==> flow/design.v <==
`timescale 1ns/1ps
module master_ahb(
  input  logic        clk_master,
  input  logic        rst_master,
  input  logic        HREADY,          
  input  logic [31:0] HRDATA,          
  input  logic [31:0] data_top,
  input  logic        write_top,       
  input  logic [3:0]  beat_length,     
  input  logic        enb,             
  input  logic [31:0] addr_top,
  input  logic        wrap_enb,        
  output logic [31:0] HADDR,
  output logic        HWRITE,
  output logic [2:0]  HSIZE,
  output logic [31:0] HWDATA,
  output logic [2:0]  HBURST,
  output logic [1:0]  HTRANS,
  output logic fifo_empty,
  output logic fifo_full
);
  typedef enum logic [2:0] {
    S_IDLE                = 3'b000,
    S_WRITE_ADDR          = 3'b001,
    S_WRITE_DATA          = 3'b010
  } state_t;
  state_t present_state, next_state;
  logic [31:0] addr_internal;
  logic [3:0]  count;         
  logic [3:0]  wr_ptr;
  logic [3:0]  rd_ptr;
  localparam int MEM_DEPTH = 16;
  logic [31:0] mem [0:MEM_DEPTH-1];
  logic next_HWRITE;
  logic [2:0] next_HSIZE;                
  logic [31:0] next_HWDATA;
  logic [2:0] next_HBURST;
  logic [1:0] next_HTRANS;
  logic [4:0] fifo_count;  
  logic push, pop;
  assign push = write_top && (fifo_count < MEM_DEPTH);
  assign pop  = (present_state == S_WRITE_DATA) && HREADY &&
                (HBURST == 3'b011 || HBURST == 3'b000) && (fifo_count > 0);
  assign fifo_empty = (fifo_count == 0);
  assign fifo_full  = (fifo_count >= MEM_DEPTH-1);  
  always_ff @(posedge clk_master or posedge rst_master) begin
    if (rst_master) begin
      wr_ptr        <= 4'd0;
      rd_ptr        <= 4'd0;
      addr_internal <= 32'h0;
      count         <= 4'd0;
      present_state <= S_IDLE;
      HWRITE        <= 1'b0;
      HSIZE         <= 3'b010;
      HWDATA        <= 32'h0;
      HBURST        <= 3'b000;
      HTRANS        <= 2'b00;
      fifo_count    <= 5'd0;
      for (int i = 0; i < MEM_DEPTH; i = i + 1) mem[i] <= 32'h0;
    end else begin
      if (push) begin
        mem[wr_ptr] <= data_top;
        wr_ptr <= wr_ptr + 1'b1;
      end
      if (pop) begin
        rd_ptr <= rd_ptr + 1'b1;
      end
      if (push && !pop)
        fifo_count <= fifo_count + 1'b1;
      else if (pop && !push)
        fifo_count <= fifo_count - 1'b1;
      present_state <= next_state;
      HWRITE <= next_HWRITE;
      HSIZE  <= next_HSIZE;
      HWDATA <= next_HWDATA;
      HBURST <= next_HBURST;
      HTRANS <= next_HTRANS;
      if (present_state == S_IDLE && next_state == S_WRITE_ADDR) begin
        addr_internal <= addr_top;
        count <= 4'd0;
      end
      if (present_state == S_WRITE_DATA && HREADY) begin
        if (HBURST == 3'b011) begin  
          count <= count + 1'b1;
          if (!wrap_enb) begin
            addr_internal <= addr_internal + 32'h4;
          end else begin
            if (addr_internal[3:0] == 4'hC)  
              addr_internal <= addr_internal - 32'hC;  
            else
              addr_internal <= addr_internal + 32'h4;
          end
        end else if (HBURST == 3'b000) begin  
          count <= 4'd0;  
        end
      end
    end
  end
  always_comb begin
    next_state    = present_state;
    next_HWRITE   = 1'b0;
    next_HSIZE    = 3'b010;
    next_HWDATA   = 32'h0;                 
    next_HBURST   = 3'b000;
    next_HTRANS   = 2'b00;
    case (present_state)
      S_IDLE: begin
        if (enb && HREADY && (fifo_count > 0)) begin
          if (beat_length == 1 && !wrap_enb) begin
            next_HWRITE = 1'b1;
            next_HBURST = 3'b000;  
            next_state = S_WRITE_ADDR;
          end else if (beat_length == 4) begin
            next_HWRITE = 1'b1;
            next_HBURST = 3'b011;  
            next_state = S_WRITE_ADDR;
          end
        end
      end
      S_WRITE_ADDR: begin
        next_HWRITE = 1'b1;
        next_HSIZE  = 3'b010;   
        next_HBURST = HBURST;   
        next_HTRANS = 2'b10;    
        next_state = S_WRITE_DATA;
      end
      S_WRITE_DATA: begin
        next_HWRITE = 1'b1;
        next_HSIZE  = 3'b010;
        next_HBURST = HBURST;   
        if (HBURST == 3'b000) begin
          if (fifo_count > 0)
            next_HWDATA = mem[rd_ptr];   
          else
            next_HWDATA = data_top;
          next_HTRANS = 2'b10;
          if (HREADY) next_state = S_IDLE;
        end
        else if (HBURST == 3'b011) begin
          if (fifo_count > 0) begin
            next_HWDATA = mem[rd_ptr];
          end else begin
            next_HWDATA = 32'h0;  
          end
          next_HTRANS = 2'b11;  
          if ((count == 4'd3) && HREADY) next_state = S_IDLE;
        end
      end
      default: next_state = S_IDLE;
    endcase
  end
  assign HADDR = addr_internal;
endmodule
# From RTL to reports: master_ahb
# What the tools print for master_ahb, step after step.
# Lines are those of the file above, counted from 1.
# Operators carry their Yosys type and port widths (W data, S select, Z words).
# Cell names lack the library's common part.
# The mark - stands for no value.
dict set report design {
  top_module {master_ahb}
  clk_port {clk_master}
  library {sky130hd}
  lib_corner {tt_025C_1v80}
}

# Word level
# Counts by Yosys on the flattened word-level netlist (proc, flatten, opt, wreduce). Print and check cells are left out. Cells with the same type and inputs are merged into one.
dict set report word_totals {
  ram_bits 0
  wordCells 148
  register_bits 602
  romBits 0
  in_bits 106
  latchBits 0
  clocked_rd_ports_x_width 0
  out_inout_bits 75
  n_memories 0
}
dict set report op_classes {
  bitwise 0
  n_eq 38
  addsub 7
  n_mul 0
  n_mux 36
  n_cmp 3
  shift 0
  reduce_and_logical 38
  div_mod_pow 0
}
# op count
set ops {}
lappend ops {{$pmux W32 S16} 1}
lappend ops {{$mux W32} 10}
lappend ops {{$eq A4 B4 Y1 const B} 17}
lappend ops {{$eq A4 B3 Y1 const B} 9}
lappend ops {{$reduce_and A2 Y1} 16}
lappend ops {{$add A32 B3 Y32 const B} 1}
lappend ops {{$sub A32 B4 Y32 const B} 1}
lappend ops {{$mux W3} 7}
lappend ops {{$eq A4 B2 Y1 const B} 5}
lappend ops {{$mux W4} 4}
lappend ops {{$add A4 B1 Y4 const B} 3}
lappend ops {{$eq A4 B1 Y1 const B} 3}
lappend ops {{$logic_and A1 B1 Y1} 11}
lappend ops {{$mux W5} 2}
lappend ops {{$mux W2} 5}
lappend ops {{$pmux W3 S3} 1}
lappend ops {{$logic_not A4 Y1} 2}
lappend ops {{$eq A3 B1 Y1 const B} 2}
lappend ops {{$eq A3 B2 Y1 const B} 2}
lappend ops {{$logic_not A3 Y1} 2}
lappend ops {{$pmux W3 S2} 1}
lappend ops {{$add A5 B1 Y5 const B} 1}
lappend ops {{$sub A5 B1 Y5 const B} 1}
lappend ops {{$gt A5 B1 Y1 const B} 1}
lappend ops {{$ge A5 B4 Y1 const B} 1}
lappend ops {{$lt A5 B5 Y1 const B} 1}
lappend ops {{$logic_not A5 Y1} 1}
lappend ops {{$pmux W2 S2} 1}
# Not listed: further kinds 6, cells in them 10.

# Logic depth
# Depth = most cells in a row (Yosys ltp): at word level without a register or memory, in the mapped netlist without a sequential cell, where the memories' decode and read muxes count.
dict set report depth {
  word_depth 12
  ABC_AREA 1
  depth_mapped 13
  ltp_nobuf 12
}

# Synthesis result
# Source: synth_stat.txt of the flow (Yosys; design flattened, memories mapped). It holds for the ABC_AREA given above (unset counts as 0); a run with the other value may have another netlist.
# cell count area_total_um2
set by_type {}
lappend by_type {dfrtp_1 599 1.5E+04}
lappend by_type {nand2_1 1168 4.38E+03}
lappend by_type {o21ai_0 504 2.52E+03}
lappend by_type {nor2_1 361 1355.05}
lappend by_type {inv_1 269 1.01E+03}
lappend by_type {a21oi_1 184 920.883}
lappend by_type {clkbuf_1 124 465.446}
lappend by_type {nand3_1 92 460.442}
lappend by_type {buf_2 56 280.269}
lappend by_type {a21oi_2 29 253.994}
lappend by_type {o21ai_1 42 210.202}
lappend by_type {buf_4 24 180.173}
lappend by_type {ha_1 14 175.168}
lappend by_type {nand3_2 13 130.125}
lappend by_type {o211ai_1 15 112.608}
lappend by_type {nor2_2 16 100.096}
lappend by_type {nand2_4 7 78.826}
lappend by_type {nor2_4 7 78.826}
# Not listed: further types 25, cells in them 82.
dict set report synth_totals {
  ff_cells 600
  seq_area_um2 15015.7
  buffers 211
  cell_count 3606
  synth_area_um2 28350.9
}

# Path before layout
# OpenSTA on the mapped netlist: ideal clock, no wires. The path of least setup slack (recovery checks aside). Input and output delay are each 20% of the period. Register names are those of the netlist, which keeps one name where synthesis merged equal registers.
dict set report synth_timing {
  path_type {input-to-reg}
  startpoint {input port HREADY}
  endpoint {register fifo_count[4]}
  period_ps 5000
  n_path_buf 0
  setup_ps 125
  t_arrival_ps 2534
  slack_ps 2341
  required_time_ps 4875
  path_delay_ps 1659
  input_delay_ps 1000
  stages 12
  t_first_pin_ps 1000
  period_less_setup_slack_ps 2659
}
# "path_delay_ps" = arrival - input delay + setup time.
# "stages" counts driving pins, that of a launching flip-flop among them; a cell with two outputs on the path counts twice.
# "period_less_setup_slack_ps" = period - worst setup slack (recovery checks aside). The figure is calculated, with input and output delays left at 20% of the set period.
# The rows between start and end are the longest chain of elaborated cells between them; the timing report does not say that the signal goes this way. Where chains are equally long, one stands for them.
# A line is the first line of the expression or statement that the cell stems from. Yosys adds cells for indexed reads and writes and turns some case tables into memories.
# A register here has more assigning lines than the two given.
dict set report synth_between {
  path_cell_list {nand2_1 > inv_1 > nand2_1 > ha_1 > inv_1 > fa_1 > a21o_1 > a21oi_1 > nand2_1 > nand2_1 > nor2_1 > xor2_1}
  elab_chain_len 6
  cells_between 9
  cone_classes {mux (2); reduce/logical (7)}
}
# item line
set synth_rtl {}
lappend synth_rtl {{from (decl)} 5} ;# input  logic        HREADY,
lappend synth_rtl {{$logic_and A1 B1 Y1 x3} 42} ;# assign pop  = (present_state == S_WRITE_DATA) && HREADY &&
lappend synth_rtl {{$logic_and A1 B1 Y1} 70} ;# else if (pop && !push)
lappend synth_rtl {{$mux W5} 70}
lappend synth_rtl {{$mux W5} 68} ;# if (push && !pop)
lappend synth_rtl {{to (assign)} 69} ;# fifo_count <= fifo_count + 1'b1;
lappend synth_rtl {{to (assign)} 71} ;# fifo_count <= fifo_count - 1'b1;
lappend synth_rtl {{to (decl)} 39} ;# logic [4:0] fifo_count;

# Timing after layout
# From the final timing report of run 1: the path of least setup slack in the routed layout; clock arrival at registers is part of the times.
# The report prints the path's times to 10 ps; the period is as set.
dict set report layout_timing {
  path_type {reg-to-output}
  startpoint {register fifo_count[1]}
  endpoint {output port fifo_empty}
  output_delay_ps 1000
  stages 6
  t_first_pin_ps 600
  slack_ps 1120
  period_ps 5000
  n_path_buf 2
  required_time_ps 4000
  t_arrival_ps 2880
}
# The rows between start and end are the longest chain of elaborated cells between them; the timing report does not say that the signal goes this way. Where chains are equally long, one stands for them.
# A register here has more assigning lines than the two given.
dict set report layout_between {
  path_cell_list {dfrtp_1 > nor2_1 > nand3_2 > buf_4 > inv_1 > clkdlybuf4s50_1}
  elab_chain_len 1
  cells_between 1
  lines_between 1
  cone_classes {reduce/logical (1)}
}
# item line
set layout_rtl {}
lappend layout_rtl {{from (decl)} 39} ;# logic [4:0] fifo_count;
lappend layout_rtl {{from (assign)} 69} ;# fifo_count <= fifo_count + 1'b1;
lappend layout_rtl {{from (assign)} 71} ;# fifo_count <= fifo_count - 1'b1;
lappend layout_rtl {{$logic_not A5 Y1} 44} ;# assign fifo_empty = (fifo_count == 0);
lappend layout_rtl {{to (decl)} 19} ;# output logic fifo_empty,

# Below are 6 stored runs of the flow (Yosys, OpenROAD; platform sky130hd) on master_ahb, each with its settings and what was measured, unordered. Constraints: input delay and output delay 20% of the set period each, output load 0.01 pF.
run="run 1" settings ABC_AREA=1 GPL_ROUTABILITY_DRIVEN=0 period_ns=5.0 CAP_MARGIN=20 CORE_MARGIN=2 CORE_UTILIZATION=40 SLEW_MARGIN=20
run="run 1" results utilization_pct=46.8 design_die_area_um2=73024.3 yosys_chip_area_um2=28350.9 tns_setup_ps=0 fin_ws_ps=1118
run="run 2" settings CORE_UTILIZATION=42 PLACE_DENSITY=0.6 period_ns=3.84 CAP_MARGIN=20 CORE_MARGIN=2 SLEW_MARGIN=20
run="run 2" results design_die_area_um2=67148.4 tns_setup_ps=0 fin_ws_ps=211 utilization_pct=50.2 yosys_chip_area_um2=27338.7
run="run 3" settings ABC_AREA=1 CELL_PAD_IN_SITES_DETAIL_PLACEMENT=2 CORE_MARGIN=5 CORE_UTILIZATION=20 MAX_ROUTING_LAYER="met4" PLACE_DENSITY_LB_ADDON=0.17 SETUP_SLACK_MARGIN=0.06 SLEW_MARGIN=10 TNS_END_PERCENT=100 period_ns=2.93 CAP_MARGIN=20
run="run 3" results design_die_area_um2=149386.0 yosys_chip_area_um2=28350.9 tns_setup_ps=0 fin_ws_ps=216 utilization_pct=24.9
run="run 4" settings CAP_MARGIN=30 CORE_UTILIZATION=59 CTS_CLUSTER_DIAMETER=160 CTS_CLUSTER_SIZE=24 GPL_ROUTABILITY_DRIVEN=0 MAX_ROUTING_LAYER="met4" MIN_ROUTING_LAYER="met1" SETUP_SLACK_MARGIN=-0.01 TNS_END_PERCENT=40 period_ns=3.31 CORE_MARGIN=2 SLEW_MARGIN=20
run="run 4" results tns_setup_ps=0 design_die_area_um2=48074.9 fin_ws_ps=254 yosys_chip_area_um2=27338.7 utilization_pct=67.7
run="run 5" settings ABC_AREA=1 CAP_MARGIN=30 CELL_PAD_IN_SITES_DETAIL_PLACEMENT=1 CELL_PAD_IN_SITES_GLOBAL_PLACEMENT=3 CORE_MARGIN=5 CORE_UTILIZATION=20 CTS_CLUSTER_DIAMETER=127 GPL_ROUTABILITY_DRIVEN=1 GPL_TIMING_DRIVEN=1 HOLD_SLACK_MARGIN=0.29 MAX_ROUTING_LAYER="met4" MIN_ROUTING_LAYER="met1" SETUP_SLACK_MARGIN=0.06 SLEW_MARGIN=10 TNS_END_PERCENT=25 period_ns=2.93
run="run 5" results fin_ws_ps=300 tns_setup_ps=0 yosys_chip_area_um2=28350.9 design_die_area_um2=149386.0 utilization_pct=25.3
run="run 6" settings PLACE_DENSITY=0.6 period_ns=3.84 CAP_MARGIN=20 CORE_MARGIN=2 CORE_UTILIZATION=40 SLEW_MARGIN=20
run="run 6" results tns_setup_ps=0 fin_ws_ps=350 utilization_pct=48.1 design_die_area_um2=70453.1 yosys_chip_area_um2=27338.7
